==> flow/design.v <==
module spi_slave_interface #(
    parameter integer WIDTH = 16
)(
    input  logic clk,                
    input  logic rst,                
    input  logic sclk,              
    input  logic cs_n,              
    input  logic mosi,              
    output logic miso,              
    output logic wr_en,                             
    output logic [15:0] addr,                       
    output logic signed [WIDTH-1:0] wr_data,        
    input  logic signed [WIDTH-1:0] rd_data         
);
    typedef enum logic [1:0] {
        IDLE,
        SHIFT_IN,
        SHIFT_OUT
    } spi_state_t;
    spi_state_t state, next_state;
    logic [5:0] bit_count;
    logic [31:0] shift_reg;          
    logic [WIDTH-1:0] read_buffer;   
    logic [1:0] sclk_sync;
    logic sclk_rising, sclk_falling;
    always_ff @(posedge clk or posedge rst) begin
        if (rst) begin
            sclk_sync <= 2'b00;
        end else begin
            sclk_sync <= {sclk_sync[0], sclk};
        end
    end
    assign sclk_rising  = (sclk_sync == 2'b01);
    assign sclk_falling = (sclk_sync == 2'b10);
    always_ff @(posedge clk or posedge rst) begin
        if (rst) begin
            state <= IDLE;
        end else begin
            state <= next_state;
        end
    end
    always_comb begin
        next_state = state;
        case (state)
            IDLE: begin
                if (!cs_n) begin
                    next_state = SHIFT_IN;
                end
            end
            SHIFT_IN: begin
                if (bit_count == 6'd32) begin
                    next_state = SHIFT_OUT;
                end
            end
            SHIFT_OUT: begin
                if (cs_n) begin
                    next_state = IDLE;
                end
            end
            default: begin
                next_state = IDLE;
            end
        endcase
    end
    always_ff @(posedge clk or posedge rst) begin
        if (rst) begin
            shift_reg <= 32'd0;
            bit_count <= 6'd0;
        end else if (cs_n) begin
            shift_reg <= 32'd0;
            bit_count <= 6'd0;
        end else if (state == SHIFT_IN) begin
            if (sclk_rising) begin
                shift_reg <= {shift_reg[30:0], mosi};
                bit_count <= bit_count + 1;
            end
        end else if (state != SHIFT_IN) begin
            bit_count <= 6'd0;
        end
    end
    always_ff @(posedge clk or posedge rst) begin
        if (rst) begin
            wr_en   <= 1'b0;
            addr    <= 16'd0;
            wr_data <= '0;
        end else begin
            wr_en <= 1'b0;  
            if (state == SHIFT_IN && bit_count == 6'd32) begin
                addr    <= shift_reg[30:16];
                wr_data <= shift_reg[15:0];
                if (!shift_reg[31]) begin  
                    wr_en <= 1'b1;
                end
            end
        end
    end
    logic rd_pending;
    always_ff @(posedge clk or posedge rst) begin
        if (rst) begin
            rd_pending <= 1'b0;
        end else begin
            rd_pending <= (state == SHIFT_IN && bit_count == 6'd32 && shift_reg[31]);
        end
    end
    always_ff @(posedge clk or posedge rst) begin
        if (rst) begin
            read_buffer <= '0;
        end else begin
            if (rd_pending) begin
                read_buffer <= rd_data;
            end else if (state == SHIFT_OUT && sclk_falling) begin
                read_buffer <= {read_buffer[WIDTH-2:0], 1'b0};
            end
        end
    end
    always_ff @(posedge clk or posedge rst) begin
        if (rst) begin
            miso <= 1'b0;
        end else begin
            if (state == SHIFT_OUT && shift_reg[31]) begin
                miso <= read_buffer[WIDTH-1];
            end else begin
                miso <= 1'b0;
            end
        end
    end
endmodule
module parameter_register_file #(
    parameter integer WIDTH = 16,
    parameter integer NUM_NEURONS_LAYER_1 = 4,
    parameter integer NUM_NEURONS_LAYER_2 = 3
)(
    input  logic clk,
    input  logic rst,
    input  logic wr_en,
    input  logic [15:0] addr,
    input  logic signed [WIDTH-1:0] wr_data,
    output logic signed [WIDTH-1:0] rd_data,
    output logic signed [WIDTH-1:0] threshold,
    output logic signed [WIDTH-1:0] leak,
    output logic signed [WIDTH-1:0] reset_potential,
    output logic signed [WIDTH-1:0] refractory_cycles,
    output logic [NUM_NEURONS_LAYER_1-1:0][NUM_NEURONS_LAYER_2-1:0][WIDTH-1:0] synaptic_weights
);
    logic signed [WIDTH-1:0] threshold_reg, leak_reg, reset_reg, refractory_reg;
    logic [NUM_NEURONS_LAYER_1-1:0][NUM_NEURONS_LAYER_2-1:0][WIDTH-1:0] weight_mem;
    int w_idx, w_i, w_j;
    assign w_idx = addr - 16'h1000;
    assign w_i   = w_idx / NUM_NEURONS_LAYER_2;
    assign w_j   = w_idx % NUM_NEURONS_LAYER_2;
    always_ff @(posedge clk or posedge rst) begin
        if (rst) begin
            threshold_reg   <= 16'd1000;
            leak_reg        <= 16'd10;
            reset_reg       <= 16'd0;
            refractory_reg  <= 16'd10;
            for (int m = 0; m < NUM_NEURONS_LAYER_1; m++) begin
                for (int n = 0; n < NUM_NEURONS_LAYER_2; n++) begin
                    weight_mem[m][n] <= '0;
                end
            end
        end else if (wr_en) begin
            case (addr)
                16'h0000: threshold_reg  <= wr_data;
                16'h0001: leak_reg       <= wr_data;
                16'h0002: reset_reg      <= wr_data;
                16'h0003: refractory_reg <= wr_data;
                default: begin
                    if (addr >= 16'h1000 && addr < 16'h1000 + NUM_NEURONS_LAYER_1 * NUM_NEURONS_LAYER_2) begin
                        weight_mem[w_i][w_j] <= wr_data;
                    end
                end
            endcase
        end
    end
    always_comb begin
        case (addr)
            16'h0000: rd_data = threshold_reg;
            16'h0001: rd_data = leak_reg;
            16'h0002: rd_data = reset_reg;
            16'h0003: rd_data = refractory_reg;
            default: begin
                if (addr >= 16'h1000 && addr < 16'h1000 + NUM_NEURONS_LAYER_1 * NUM_NEURONS_LAYER_2) begin
                    rd_data = weight_mem[w_i][w_j];
                end else begin
                    rd_data = '0;
                end
            end
        endcase
    end
    assign threshold          = threshold_reg;
    assign leak               = leak_reg;
    assign reset_potential    = reset_reg;
    assign refractory_cycles  = refractory_reg;
    assign synaptic_weights   = weight_mem;
endmodule
module lif_neuron #(
    parameter integer WIDTH = 16
)(
    input  logic                      clk,
    input  logic                      rst,
    input  logic signed [WIDTH-1:0]   input_current,
    input  logic signed [WIDTH-1:0]   threshold,
    input  logic signed [WIDTH-1:0]   leak,
    input  logic signed [WIDTH-1:0]   reset_potential,
    input  logic signed [WIDTH-1:0]   refractory_cycles,
    output reg                        spike
);
    localparam signed [WIDTH-1:0] MAX_POTENTIAL = 2**(WIDTH-1) - 1;
    localparam signed [WIDTH-1:0] MIN_POTENTIAL = -(2**(WIDTH-1));
    logic signed [WIDTH-1:0] membrane_potential;
    logic [WIDTH-1:0] refractory_counter;
    logic in_refractory;
    logic signed [WIDTH:0] extended_sum;   
    logic signed [WIDTH-1:0] next_potential;
    logic spike_next;
    always_comb begin
        extended_sum = $signed(membrane_potential) + $signed(input_current) - $signed(leak);
        if (extended_sum > MAX_POTENTIAL)
            next_potential = MAX_POTENTIAL;
        else if (extended_sum < MIN_POTENTIAL)
            next_potential = MIN_POTENTIAL;
        else
            next_potential = extended_sum[WIDTH-1:0];
        spike_next = (!in_refractory && next_potential >= threshold);
    end
    always_ff @(posedge clk or posedge rst) begin
        if (rst) begin
            membrane_potential <= 0;
            spike <= 0;
            refractory_counter <= 0;
            in_refractory <= 0;
        end else begin
            spike <= 0;
            if (in_refractory) begin
                if (refractory_counter == 0)
                    in_refractory <= 0;
                else
                    refractory_counter <= refractory_counter - 1;
            end else begin
                if (spike_next) begin
                    spike <= 1;
                    membrane_potential <= reset_potential;
                    in_refractory <= 1;
                    refractory_counter <= refractory_cycles - 1;
                end else begin
                    membrane_potential <= next_potential;
                end
            end
        end
    end
endmodule
module fully_connected_neural_network #(
    parameter integer WIDTH = 16,
    parameter integer NUM_NEURONS_LAYER_1 = 4,
    parameter integer NUM_NEURONS_LAYER_2 = 3
)(
    input  logic clk,
    input  logic rst,
    input  logic signed [WIDTH-1:0] input_current,
    input  logic signed [WIDTH-1:0] threshold,
    input  logic signed [WIDTH-1:0] leak,
    input  logic signed [WIDTH-1:0] reset_potential,
    input  logic signed [WIDTH-1:0] refractory_cycles,
    input  logic [NUM_NEURONS_LAYER_1-1:0][NUM_NEURONS_LAYER_2-1:0][WIDTH-1:0] synaptic_weights,
    output logic [NUM_NEURONS_LAYER_2-1:0] spikes_layer_2
);
    logic spike_layer_1 [NUM_NEURONS_LAYER_1-1:0];
    logic signed [WIDTH-1:0] input_current_layer_2 [NUM_NEURONS_LAYER_2-1:0];
    logic spike_layer_2_int [NUM_NEURONS_LAYER_2-1:0];
    genvar i;
    generate
        for (i = 0; i < NUM_NEURONS_LAYER_1; i++) begin : layer_1_neurons
            lif_neuron #(
                .WIDTH(WIDTH)
            ) neuron_layer_1 (
                .clk(clk),
                .rst(rst),
                .input_current(input_current),
                .threshold(threshold),
                .leak(leak),
                .reset_potential(reset_potential),
                .refractory_cycles(refractory_cycles),
                .spike(spike_layer_1[i])
            );
        end
    endgenerate
    always_comb begin
        integer j, k;
        for (j = 0; j < NUM_NEURONS_LAYER_2; j++) begin
            input_current_layer_2[j] = 0;
            for (k = 0; k < NUM_NEURONS_LAYER_1; k++) begin
                if (spike_layer_1[k]) begin
                    input_current_layer_2[j] += synaptic_weights[k][j];
                end
            end
        end
    end
    generate
        for (i = 0; i < NUM_NEURONS_LAYER_2; i++) begin : layer_2_neurons
            lif_neuron #(
                .WIDTH(WIDTH)
            ) neuron_layer_2 (
                .clk(clk),
                .rst(rst),
                .input_current(input_current_layer_2[i]),
                .threshold(threshold),
                .leak(leak),
                .reset_potential(reset_potential),
                .refractory_cycles(refractory_cycles),
                .spike(spike_layer_2_int[i])
            );
        end
    endgenerate
    always_ff @(posedge clk or posedge rst) begin
        if (rst) begin
            spikes_layer_2 <= '0;
        end else begin
            for (int s = 0; s < NUM_NEURONS_LAYER_2; s++) begin
                spikes_layer_2[s] <= spike_layer_2_int[s];
            end
        end
    end
endmodule
module top #(
    parameter integer WIDTH = 16,
    parameter integer NUM_NEURONS_LAYER_1 = 4,
    parameter integer NUM_NEURONS_LAYER_2 = 3
)(
    input  logic clk,
    input  logic rst,
    input  logic sclk,
    input  logic cs_n,
    input  logic mosi,
    output logic miso,
    input  logic signed [WIDTH-1:0] input_current,
    output logic [NUM_NEURONS_LAYER_2-1:0] spikes
);
    logic wr_en;
    logic [15:0] addr;
    logic signed [WIDTH-1:0] wr_data;
    logic signed [WIDTH-1:0] rd_data;
    logic signed [WIDTH-1:0] threshold;
    logic signed [WIDTH-1:0] leak;
    logic signed [WIDTH-1:0] reset_potential;
    logic signed [WIDTH-1:0] refractory_cycles;
    logic [NUM_NEURONS_LAYER_1-1:0][NUM_NEURONS_LAYER_2-1:0][WIDTH-1:0] synaptic_weights;
    spi_slave_interface #(
        .WIDTH(WIDTH)
    ) spi_inst (
        .clk(clk),
        .rst(rst),
        .sclk(sclk),
        .cs_n(cs_n),
        .mosi(mosi),
        .miso(miso),
        .wr_en(wr_en),
        .addr(addr),
        .wr_data(wr_data),
        .rd_data(rd_data)
    );
    parameter_register_file #(
        .WIDTH(WIDTH),
        .NUM_NEURONS_LAYER_1(NUM_NEURONS_LAYER_1),
        .NUM_NEURONS_LAYER_2(NUM_NEURONS_LAYER_2)
    ) reg_file (
        .clk(clk),
        .rst(rst),
        .wr_en(wr_en),
        .addr(addr),
        .wr_data(wr_data),
        .rd_data(rd_data),
        .threshold(threshold),
        .leak(leak),
        .reset_potential(reset_potential),
        .refractory_cycles(refractory_cycles),
        .synaptic_weights(synaptic_weights)
    );
    fully_connected_neural_network #(
        .WIDTH(WIDTH),
        .NUM_NEURONS_LAYER_1(NUM_NEURONS_LAYER_1),
        .NUM_NEURONS_LAYER_2(NUM_NEURONS_LAYER_2)
    ) nn_inst (
        .clk(clk),
        .rst(rst),
        .input_current(input_current),
        .threshold(threshold),
        .leak(leak),
        .reset_potential(reset_potential),
        .refractory_cycles(refractory_cycles),
        .synaptic_weights(synaptic_weights),
        .spikes_layer_2(spikes)
    );
endmodule
--- tool output ---
Step by step through the tools: top --
Each step is given for the RTL above and for the edited RTL. "original" refers to lines of the RTL above, "edited" to lines of the edited file. "difference": "edited" minus "original" as printed here. Operators: Yosys type, input widths -> output width; for muxes data width and select width s. A cell with -- has no value.
Inputs: top module top, clock clk, cell library sky130hd, library corner tt_025C_1v80

Diff --
The edit as a unified diff against the file above. This change comes from a script, not from a designer. The edited design behaves differently; no optimisation was intended.
begin of diff
@@ -96,11 +96,5 @@
     end
     logic rd_pending;
-    always_ff @(posedge clk or posedge rst) begin
-        if (rst) begin
-            rd_pending <= 1'b0;
-        end else begin
-            rd_pending <= (state == SHIFT_IN && bit_count == 6'd32 && shift_reg[31]);
-        end
-    end
+    always_comb rd_pending = (state == SHIFT_IN && bit_count == 6'd32 && shift_reg[31]);
     always_ff @(posedge clk or posedge rst) begin
         if (rst) begin
end of diff

Elaborated design --
Yosys after proc, flatten, opt, wreduce and memory -nomap, before mapping. Print and check cells are not counted. Equal cells are merged and count once.
Storage and ports:
- flip-flop bits (word level) | original 589, edited 588, difference -1
- latch bits | original 0, edited 0, difference 0
- memory bits (writable) | original 0, edited 0, difference 0
- ROM bits | original 0, edited 0, difference 0
- word width x clocked read ports | original 0, edited 0, difference 0
- memory cells | original 0, edited 0, difference 0
- bits of input ports | original 21, edited 21, difference 0
- output and inout port bits | original 4, edited 4, difference 0
- word-level cells | original 287, edited 286, difference -1
Operators by class:
- add/subtract/negate cells | original 35, edited 35, difference 0
- multiply operators | original 1, edited 1, difference 0
- divide/modulo/power cells | original 2, edited 2, difference 0
- order comparisons | original 23, edited 23, difference 0
- equal/unequal tests | original 20, edited 20, difference 0
- shift operators | original 3, edited 3, difference 0
- mux-type cells | original 100, edited 100, difference 0
- bitwise operators | original 4, edited 4, difference 0
- reductions and logical operators | original 55, edited 55, difference 0
Unchanged operator kinds not shown: 48.

Depth --
Depth = most cells in a row (Yosys ltp): at word level without a register or memory, in the mapped netlist without a sequential cell, where the memories' decode and read muxes count.
Logic depth:
- word-level depth | original 16, edited 16, difference 0
- ABC_AREA | original 0, edited 0
- gate-level depth with buffers | original 75, edited 78, difference +3
- gate-level depth less buffers | original 66, edited 70, difference +4

After synthesis --
Yosys stat after the flow's synthesis: flattened, memories mapped to cells. It holds for the ABC_AREA given above (unset counts as 0); a run with the other value may have another netlist.
Cells by type:
- sky130_fd_sc_hd__nand2_1 | original 398, edited 480, difference +82
- sky130_fd_sc_hd__mux2_4 | original 72, edited 30, difference -42
- sky130_fd_sc_hd__mux2_1 | original 41, edited 0, difference -41
- sky130_fd_sc_hd__clkbuf_1 | original 187, edited 226, difference +39
- sky130_fd_sc_hd__mux2_2 | original 240, edited 270, difference +30
- sky130_fd_sc_hd__and3_1 | original 8, edited 32, difference +24
- sky130_fd_sc_hd__o21ai_0 | original 441, edited 459, difference +18
- sky130_fd_sc_hd__mux2i_1 | original 161, edited 179, difference +18
- sky130_fd_sc_hd__nor2_1 | original 255, edited 270, difference +15
- sky130_fd_sc_hd__nor3b_1 | original 52, edited 67, difference +15
- sky130_fd_sc_hd__xnor2_1 | original 286, edited 272, difference -14
- sky130_fd_sc_hd__a211oi_1 | original 14, edited 27, difference +13
- sky130_fd_sc_hd__o32ai_1 | original 5, edited 16, difference +11
- sky130_fd_sc_hd__a21o_1 | original 61, edited 51, difference -10
- sky130_fd_sc_hd__buf_1 | original 32, edited 42, difference +10
- sky130_fd_sc_hd__buf_4 | original 14, edited 4, difference -10
- sky130_fd_sc_hd__a41oi_1 | original 14, edited 5, difference -9
- sky130_fd_sc_hd__and2_1 | original 70, edited 78, difference +8
Unchanged cell types not shown: 14. The list need not be complete.
Mapped netlist:
- standard cells after synthesis | original 5650, edited 5828, difference +178
- cell area after synthesis (um^2) | original 51580.7, edited 51828.5, difference +247.8
- sequential area (um^2) | original 14777.9, edited 14752.9, difference -25.0
- mapped flip-flops | original 590, edited 589, difference -1
- buffer cells | original 261, edited 298, difference +37
The figures by module come from a second, unflattened synthesis with its own total; it is not the netlist above.
Unflattened totals:
- cell total of the unflattened synthesis | original 6888, edited 6886, difference -2
- area (unflattened synthesis) (um^2) | original 59040.4, edited 58960.3, difference -80.1
Each row is one instance without its submodules.
Modules, original:
- lif_neuron (WIDTH=16) | times used 7, cells 505, area 4070.2 um^2, sequential area 850.8 um^2
- parameter_register_file | times used 1, cells 1927, area 18858.1 um^2, sequential area 6418.7 um^2
- fully_connected_neural_network | times used 1, cells 1088, area 7822.5 um^2, sequential area 75.1 um^2
- spi_slave_interface (WIDTH=16) | times used 1, cells 338, area 3868.7 um^2, sequential area 2328.5 um^2
- top | times used 1, cells 0, area 0.0 um^2, sequential area 0.0 um^2
Modules, edited:
- lif_neuron (WIDTH=16) | times used 7, cells 505, area 4070.2 um^2, sequential area 850.8 um^2
- parameter_register_file | times used 1, cells 1927, area 18858.1 um^2, sequential area 6418.7 um^2
- fully_connected_neural_network | times used 1, cells 1088, area 7822.5 um^2, sequential area 75.1 um^2
- spi_slave_interface (WIDTH=16) | times used 1, cells 336, area 3788.6 um^2, sequential area 2303.5 um^2
- top | times used 1, cells 0, area 0.0 um^2, sequential area 0.0 um^2

Worst setup path after synthesis --
Source: OpenSTA report_checks on the synthesized netlist (no wires, ideal clock, input and output delay 20% of the period each), path of least setup slack; recovery checks are left aside. Register names are those of the netlist, which keeps one name where synthesis merged equal registers.
Timing path post-synthesis:
- path kind | original reg2reg, edited reg2reg
- from | original register spi_inst.addr[0], edited register spi_inst.addr[12]
- to | original register reg_file.weight_mem, edited register reg_file.weight_mem
- clock period (ps) | original 14000, edited 14000, difference 0
- library setup time (ps) | original 128, edited 125, difference -3
- time at the first pin (ps) | original 0, edited 0, difference 0
- data arrival time (ps) | original 13207, edited 14644, difference +1437
- required time (ps) | original 13872, edited 13875, difference +3
- path slack (ps) | original 665, edited -769, difference -1434
- delay of the path (ps) | original 13335, edited 14769, difference +1434
- driving pins on the path | original 70, edited 76, difference +6
- path buffers | original 7, edited 6, difference -1
- synthesis period reached (ps) | original 13335, edited 14769, difference +1434
"delay of the path" = arrival - input delay + setup time. "driving pins on the path": output pins that drive a net of the path, with the launching flip-flop's if there is one; two outputs of one cell count as two. "synthesis period reached" = period - worst setup slack (recovery checks aside). The figure is calculated, with input and output delays left at 20% of the set period. An end named without its bit number is one bit of that signal or, where synthesis recoded a state register, one of its new flip-flops. The rows between start and end are the longest chain of elaborated cells between them; the timing report does not say that the signal goes this way. Where chains are equally long, one stands for them. Each line given opens the expression or statement behind the cell; cells for indexed reads and writes are added by Yosys, which also makes memories of some case tables.
On the way, post-synthesis, original: cell sequence sky130_fd_sc_hd__dfrtp_1 > sky130_fd_sc_hd__inv_1 > sky130_fd_sc_hd__ha_1 > sky130_fd_sc_hd__or3b_2 > sky130_fd_sc_hd__o31ai_1 > sky130_fd_sc_hd__a221oi_1 > sky130_fd_sc_hd__a221o_1 > sky130_fd_sc_hd__a221oi_2 > sky130_fd_sc_hd__buf_4 > sky130_fd_sc_hd__nand3_1 > sky130_fd_sc_hd__o311a_1 > sky130_fd_sc_hd__and2_4 > sky130_fd_sc_hd__o21ai_2 > sky130_fd_sc_hd__o21ai_2 > sky130_fd_sc_hd__a21oi_4 > sky130_fd_sc_hd__inv_2 > sky130_fd_sc_hd__ha_1 > sky130_fd_sc_hd__inv_1 > (+34 left out) > sky130_fd_sc_hd__nor2b_1 > sky130_fd_sc_hd__xnor2_1 > sky130_fd_sc_hd__ha_1 > sky130_fd_sc_hd__o211ai_1 > sky130_fd_sc_hd__o21ai_0 > sky130_fd_sc_hd__a21o_1 > sky130_fd_sc_hd__a21oi_1 > sky130_fd_sc_hd__xnor2_1 > sky130_fd_sc_hd__o41ai_1 > sky130_fd_sc_hd__nor4_1 > sky130_fd_sc_hd__o211ai_1 > sky130_fd_sc_hd__a311o_1 > sky130_fd_sc_hd__nor4_2 > sky130_fd_sc_hd__buf_6 > sky130_fd_sc_hd__and4_1 > sky130_fd_sc_hd__buf_4 > sky130_fd_sc_hd__buf_8 > sky130_fd_sc_hd__mux2_1, length of the longest elaborated chain 9, elaborated cells on any way between the ends 21, those cells by class add/sub: 3; mul: 1; div: 2; compare: 2; eq/ne: 3; shift: 2; logic: 4; reduce/logical: 4
Ends and longest elaborated chain, post-synthesis, original:
- start, declared | RTL line 11 | output logic [15:0] addr,
- start, assigned | RTL line 84 | addr    <= 16'd0;
- start, assigned | RTL line 89 | addr    <= shift_reg[30:16];
- $sub 15x13->16 | RTL line 148 | assign w_idx = addr - 16'h1000;
- $div 32x3->32 | RTL line 149 | assign w_i   = w_idx / NUM_NEURONS_LAYER_2;
- $mul 32x3->28 | RTL line 170 | weight_mem[w_i][w_j] <= wr_data;
- $add 32x32->32 | RTL line 170
- $neg 32->33 | RTL line 170
- $shift 16x33->192 | RTL line 170
- $not 192->192 | RTL line 170
- $and 192x192->192 | RTL line 170
- $or 192x192->192 | RTL line 170
- end, assigned | RTL line 159 | weight_mem[m][n] <= '0;
- end, assigned | RTL line 170
- end, declared | RTL line 146 | logic [NUM_NEURONS_LAYER_1-1:0][NUM_NEURONS_LAYER_2-1:0][WIDTH-1:0] weight_mem;
On the way, post-synthesis, edited: cell sequence sky130_fd_sc_hd__dfrtp_1 > sky130_fd_sc_hd__clkbuf_1 > sky130_fd_sc_hd__inv_1 > sky130_fd_sc_hd__ha_1 > sky130_fd_sc_hd__ha_1 > sky130_fd_sc_hd__and2_1 > sky130_fd_sc_hd__nand4_1 > sky130_fd_sc_hd__o211a_1 > sky130_fd_sc_hd__buf_2 > sky130_fd_sc_hd__nand2_1 > sky130_fd_sc_hd__o311ai_0 > sky130_fd_sc_hd__nand2_1 > sky130_fd_sc_hd__a311oi_2 > sky130_fd_sc_hd__o2bb2ai_1 > sky130_fd_sc_hd__a2111oi_4 > sky130_fd_sc_hd__mux2i_1 > sky130_fd_sc_hd__and3_1 > sky130_fd_sc_hd__buf_2 > (+40 left out) > sky130_fd_sc_hd__o21ai_0 > sky130_fd_sc_hd__nand2b_1 > sky130_fd_sc_hd__and2_1 > sky130_fd_sc_hd__and3_1 > sky130_fd_sc_hd__a21oi_1 > sky130_fd_sc_hd__nand2b_1 > sky130_fd_sc_hd__a21oi_1 > sky130_fd_sc_hd__xor2_1 > sky130_fd_sc_hd__xnor2_1 > sky130_fd_sc_hd__nand2_1 > sky130_fd_sc_hd__o32ai_1 > sky130_fd_sc_hd__o22ai_1 > sky130_fd_sc_hd__nor4_2 > sky130_fd_sc_hd__nand2_4 > sky130_fd_sc_hd__or4b_1 > sky130_fd_sc_hd__buf_4 > sky130_fd_sc_hd__buf_6 > sky130_fd_sc_hd__mux2_4, length of the longest elaborated chain 9, elaborated cells on any way between the ends 21, those cells by class add/sub: 3; mul: 1; div: 2; compare: 2; eq/ne: 3; shift: 2; logic: 4; reduce/logical: 4
Ends and longest elaborated chain, post-synthesis, edited:
- start, declared | RTL line 11 | output logic [15:0] addr,
- start, assigned | RTL line 84 | addr    <= 16'd0;
- start, assigned | RTL line 89 | addr    <= shift_reg[30:16];
- $sub 15x13->16 | RTL line 142 | assign w_idx = addr - 16'h1000;
- $div 32x3->32 | RTL line 143 | assign w_i   = w_idx / NUM_NEURONS_LAYER_2;
- $mul 32x3->28 | RTL line 164 | weight_mem[w_i][w_j] <= wr_data;
- $add 32x32->32 | RTL line 164
- $neg 32->33 | RTL line 164
- $shift 16x33->192 | RTL line 164
- $not 192->192 | RTL line 164
- $and 192x192->192 | RTL line 164
- $or 192x192->192 | RTL line 164
- end, assigned | RTL line 153 | weight_mem[m][n] <= '0;
- end, assigned | RTL line 164
- end, declared | RTL line 140 | logic [NUM_NEURONS_LAYER_1-1:0][NUM_NEURONS_LAYER_2-1:0][WIDTH-1:0] weight_mem;

Path in the finished layout --
From the final timing report of each run of set A: the path of least setup slack in the routed layout; clock arrival at registers is part of the times. The path's times are printed in steps of 10 ps; the period is the one set.
Timing path post-layout:
- path kind | original reg2reg, edited reg2reg
- from | original register spi_inst.addr[13], edited register spi_inst.addr[0]
- to | original register reg_file.weight_mem, edited register reg_file.weight_mem
- clock period (ps) | original 14000, edited 14000, difference 0
- library setup time (ps) | original 120, edited 110, difference -10
- time at the first pin (ps) | original 630, edited 650, difference +20
- data arrival time (ps) | original 13610, edited 13800, difference +190
- required time (ps) | original 14510, edited 14520, difference +10
- path slack (ps) | original 910, edited 720, difference -190
- driving pins on the path | original 59, edited 63, difference +4
- path buffers | original 4, edited 6, difference +2
An end named without its bit number is one bit of that signal or, where synthesis recoded a state register, one of its new flip-flops. The rows between start and end are the longest chain of elaborated cells between them; the timing report does not say that the signal goes this way. Where chains are equally long, one stands for them.
On the way, post-layout, original: cell sequence sky130_fd_sc_hd__dfrtp_1 > sky130_fd_sc_hd__or3_4 > sky130_fd_sc_hd__a311o_1 > sky130_fd_sc_hd__and2_1 > sky130_fd_sc_hd__xnor2_1 > sky130_fd_sc_hd__a221o_1 > sky130_fd_sc_hd__a221oi_4 > sky130_fd_sc_hd__buf_4 > sky130_fd_sc_hd__nand3_1 > sky130_fd_sc_hd__o2111a_1 > sky130_fd_sc_hd__or2_4 > sky130_fd_sc_hd__o21ai_2 > sky130_fd_sc_hd__o21ai_2 > sky130_fd_sc_hd__a21oi_4 > sky130_fd_sc_hd__inv_2 > sky130_fd_sc_hd__ha_1 > sky130_fd_sc_hd__inv_1 > sky130_fd_sc_hd__o2111ai_1 > (+23 left out) > sky130_fd_sc_hd__o41a_1 > sky130_fd_sc_hd__a21oi_1 > sky130_fd_sc_hd__xnor2_1 > sky130_fd_sc_hd__ha_1 > sky130_fd_sc_hd__nor4_1 > sky130_fd_sc_hd__o21ai_1 > sky130_fd_sc_hd__a21o_1 > sky130_fd_sc_hd__a21oi_1 > sky130_fd_sc_hd__xnor2_2 > sky130_fd_sc_hd__o41ai_1 > sky130_fd_sc_hd__nor4_1 > sky130_fd_sc_hd__o211ai_1 > sky130_fd_sc_hd__a311o_1 > sky130_fd_sc_hd__nor4_4 > sky130_fd_sc_hd__buf_12 > sky130_fd_sc_hd__and4_1 > sky130_fd_sc_hd__buf_12 > sky130_fd_sc_hd__mux2_1, length of the longest elaborated chain 9, elaborated cells on any way between the ends 21, those cells by class add/sub: 3; mul: 1; div: 2; compare: 2; eq/ne: 3; shift: 2; logic: 4; reduce/logical: 4
Ends and longest elaborated chain, post-layout, original:
- start, declared | RTL line 11 | output logic [15:0] addr,
- start, assigned | RTL line 84 | addr    <= 16'd0;
- start, assigned | RTL line 89 | addr    <= shift_reg[30:16];
- $sub 15x13->16 | RTL line 148 | assign w_idx = addr - 16'h1000;
- $div 32x3->32 | RTL line 149 | assign w_i   = w_idx / NUM_NEURONS_LAYER_2;
- $mul 32x3->28 | RTL line 170 | weight_mem[w_i][w_j] <= wr_data;
- $add 32x32->32 | RTL line 170
- $neg 32->33 | RTL line 170
- $shift 16x33->192 | RTL line 170
- $not 192->192 | RTL line 170
- $and 192x192->192 | RTL line 170
- $or 192x192->192 | RTL line 170
- end, assigned | RTL line 159 | weight_mem[m][n] <= '0;
- end, assigned | RTL line 170
- end, declared | RTL line 146 | logic [NUM_NEURONS_LAYER_1-1:0][NUM_NEURONS_LAYER_2-1:0][WIDTH-1:0] weight_mem;
On the way, post-layout, edited: cell sequence sky130_fd_sc_hd__dfrtp_2 > sky130_fd_sc_hd__or4_4 > sky130_fd_sc_hd__o41ai_4 > sky130_fd_sc_hd__buf_4 > sky130_fd_sc_hd__or2_4 > sky130_fd_sc_hd__nand3_1 > sky130_fd_sc_hd__o211a_4 > sky130_fd_sc_hd__o21ba_4 > sky130_fd_sc_hd__a311oi_2 > sky130_fd_sc_hd__o2bb2ai_2 > sky130_fd_sc_hd__a2111oi_4 > sky130_fd_sc_hd__mux2i_1 > sky130_fd_sc_hd__and3_4 > sky130_fd_sc_hd__inv_2 > sky130_fd_sc_hd__ha_1 > sky130_fd_sc_hd__inv_1 > sky130_fd_sc_hd__o21ai_1 > sky130_fd_sc_hd__or3_4 > (+27 left out) > sky130_fd_sc_hd__a211oi_1 > sky130_fd_sc_hd__o21bai_1 > sky130_fd_sc_hd__xor2_1 > sky130_fd_sc_hd__nor2_1 > sky130_fd_sc_hd__buf_4 > sky130_fd_sc_hd__and3_1 > sky130_fd_sc_hd__nor4b_2 > sky130_fd_sc_hd__mux2i_1 > sky130_fd_sc_hd__a2bb2oi_1 > sky130_fd_sc_hd__o32ai_2 > sky130_fd_sc_hd__o22ai_2 > sky130_fd_sc_hd__nor4_4 > sky130_fd_sc_hd__nand2_4 > sky130_fd_sc_hd__buf_6 > sky130_fd_sc_hd__nor4b_4 > sky130_fd_sc_hd__buf_6 > sky130_fd_sc_hd__clkbuf_16 > sky130_fd_sc_hd__mux2_2, length of the longest elaborated chain 9, elaborated cells on any way between the ends 21, those cells by class add/sub: 3; mul: 1; div: 2; compare: 2; eq/ne: 3; shift: 2; logic: 4; reduce/logical: 4
Ends and longest elaborated chain, post-layout, edited:
- start, declared | RTL line 11 | output logic [15:0] addr,
- start, assigned | RTL line 84 | addr    <= 16'd0;
- start, assigned | RTL line 89 | addr    <= shift_reg[30:16];
- $sub 15x13->16 | RTL line 142 | assign w_idx = addr - 16'h1000;
- $div 32x3->32 | RTL line 143 | assign w_i   = w_idx / NUM_NEURONS_LAYER_2;
- $mul 32x3->28 | RTL line 164 | weight_mem[w_i][w_j] <= wr_data;
- $add 32x32->32 | RTL line 164
- $neg 32->33 | RTL line 164
- $shift 16x33->192 | RTL line 164
- $not 192->192 | RTL line 164
- $and 192x192->192 | RTL line 164
- $or 192x192->192 | RTL line 164
- end, assigned | RTL line 153 | weight_mem[m][n] <= '0;
- end, assigned | RTL line 164
- end, declared | RTL line 140 | logic [NUM_NEURONS_LAYER_1-1:0][NUM_NEURONS_LAYER_2-1:0][WIDTH-1:0] weight_mem;

Layout results --
Both versions went through the flow (Yosys, OpenROAD) with the same settings in each pair. Constraints: input delay and output delay 20% of the set period each, output load 0.01 pF.
Settings, set A: CORE_UTILIZATION 40, period_ns 14.0, CAP_MARGIN 20, CORE_MARGIN 2, SLEW_MARGIN 20
Measured results, set A:
- chip area in the Yosys report (um^2) | original 51580.7, edited 51828.5, difference +247.8
- total die area (um^2) | original 131842.0, edited 132467.0, difference +625.0
- standard-cell area of the final layout (um^2) | original 56758.2, edited 57943.1, difference +1184.9
- utilization after layout (%) | original 44.4, edited 44.9, difference +0.5
- worst setup slack after layout (ps) | original 907, edited 724, difference -183
- total negative slack (ps) | original 0, edited 0, difference 0
- worst hold slack in the final report (ps) | original 347, edited 361, difference +14
- clock period reached (ps) | original 13093, edited 13276, difference +183
Settings, set B: ABC_AREA 0, CAP_MARGIN 15, CELL_PAD_IN_SITES_GLOBAL_PLACEMENT 0, CORE_UTILIZATION 53, PLACE_DENSITY_LB_ADDON 0.11, TNS_END_PERCENT 45, period_ns 16.3, CORE_MARGIN 2, SLEW_MARGIN 20
Measured results, set B:
- chip area in the Yosys report (um^2) | original 51580.7, edited 51828.5, difference +247.8
- total die area (um^2) | original 99833.9, edited 100308.0, difference +474.1
- standard-cell area of the final layout (um^2) | original 55779.7, edited 56008.7, difference +229.0
- utilization after layout (%) | original 57.8, edited 57.8, difference 0.0
- worst setup slack after layout (ps) | original 1396, edited 1361, difference -35
- total negative slack (ps) | original 0, edited 0, difference 0
- worst hold slack in the final report (ps) | original 345, edited 356, difference +11
- clock period reached (ps) | original 14904, edited 14939, difference +35
"clock period reached": clock period set for the run, less the worst setup slack. It is reckoned from that one timing run; input and output delays stay at 20% of the period that was set.
--- end ---
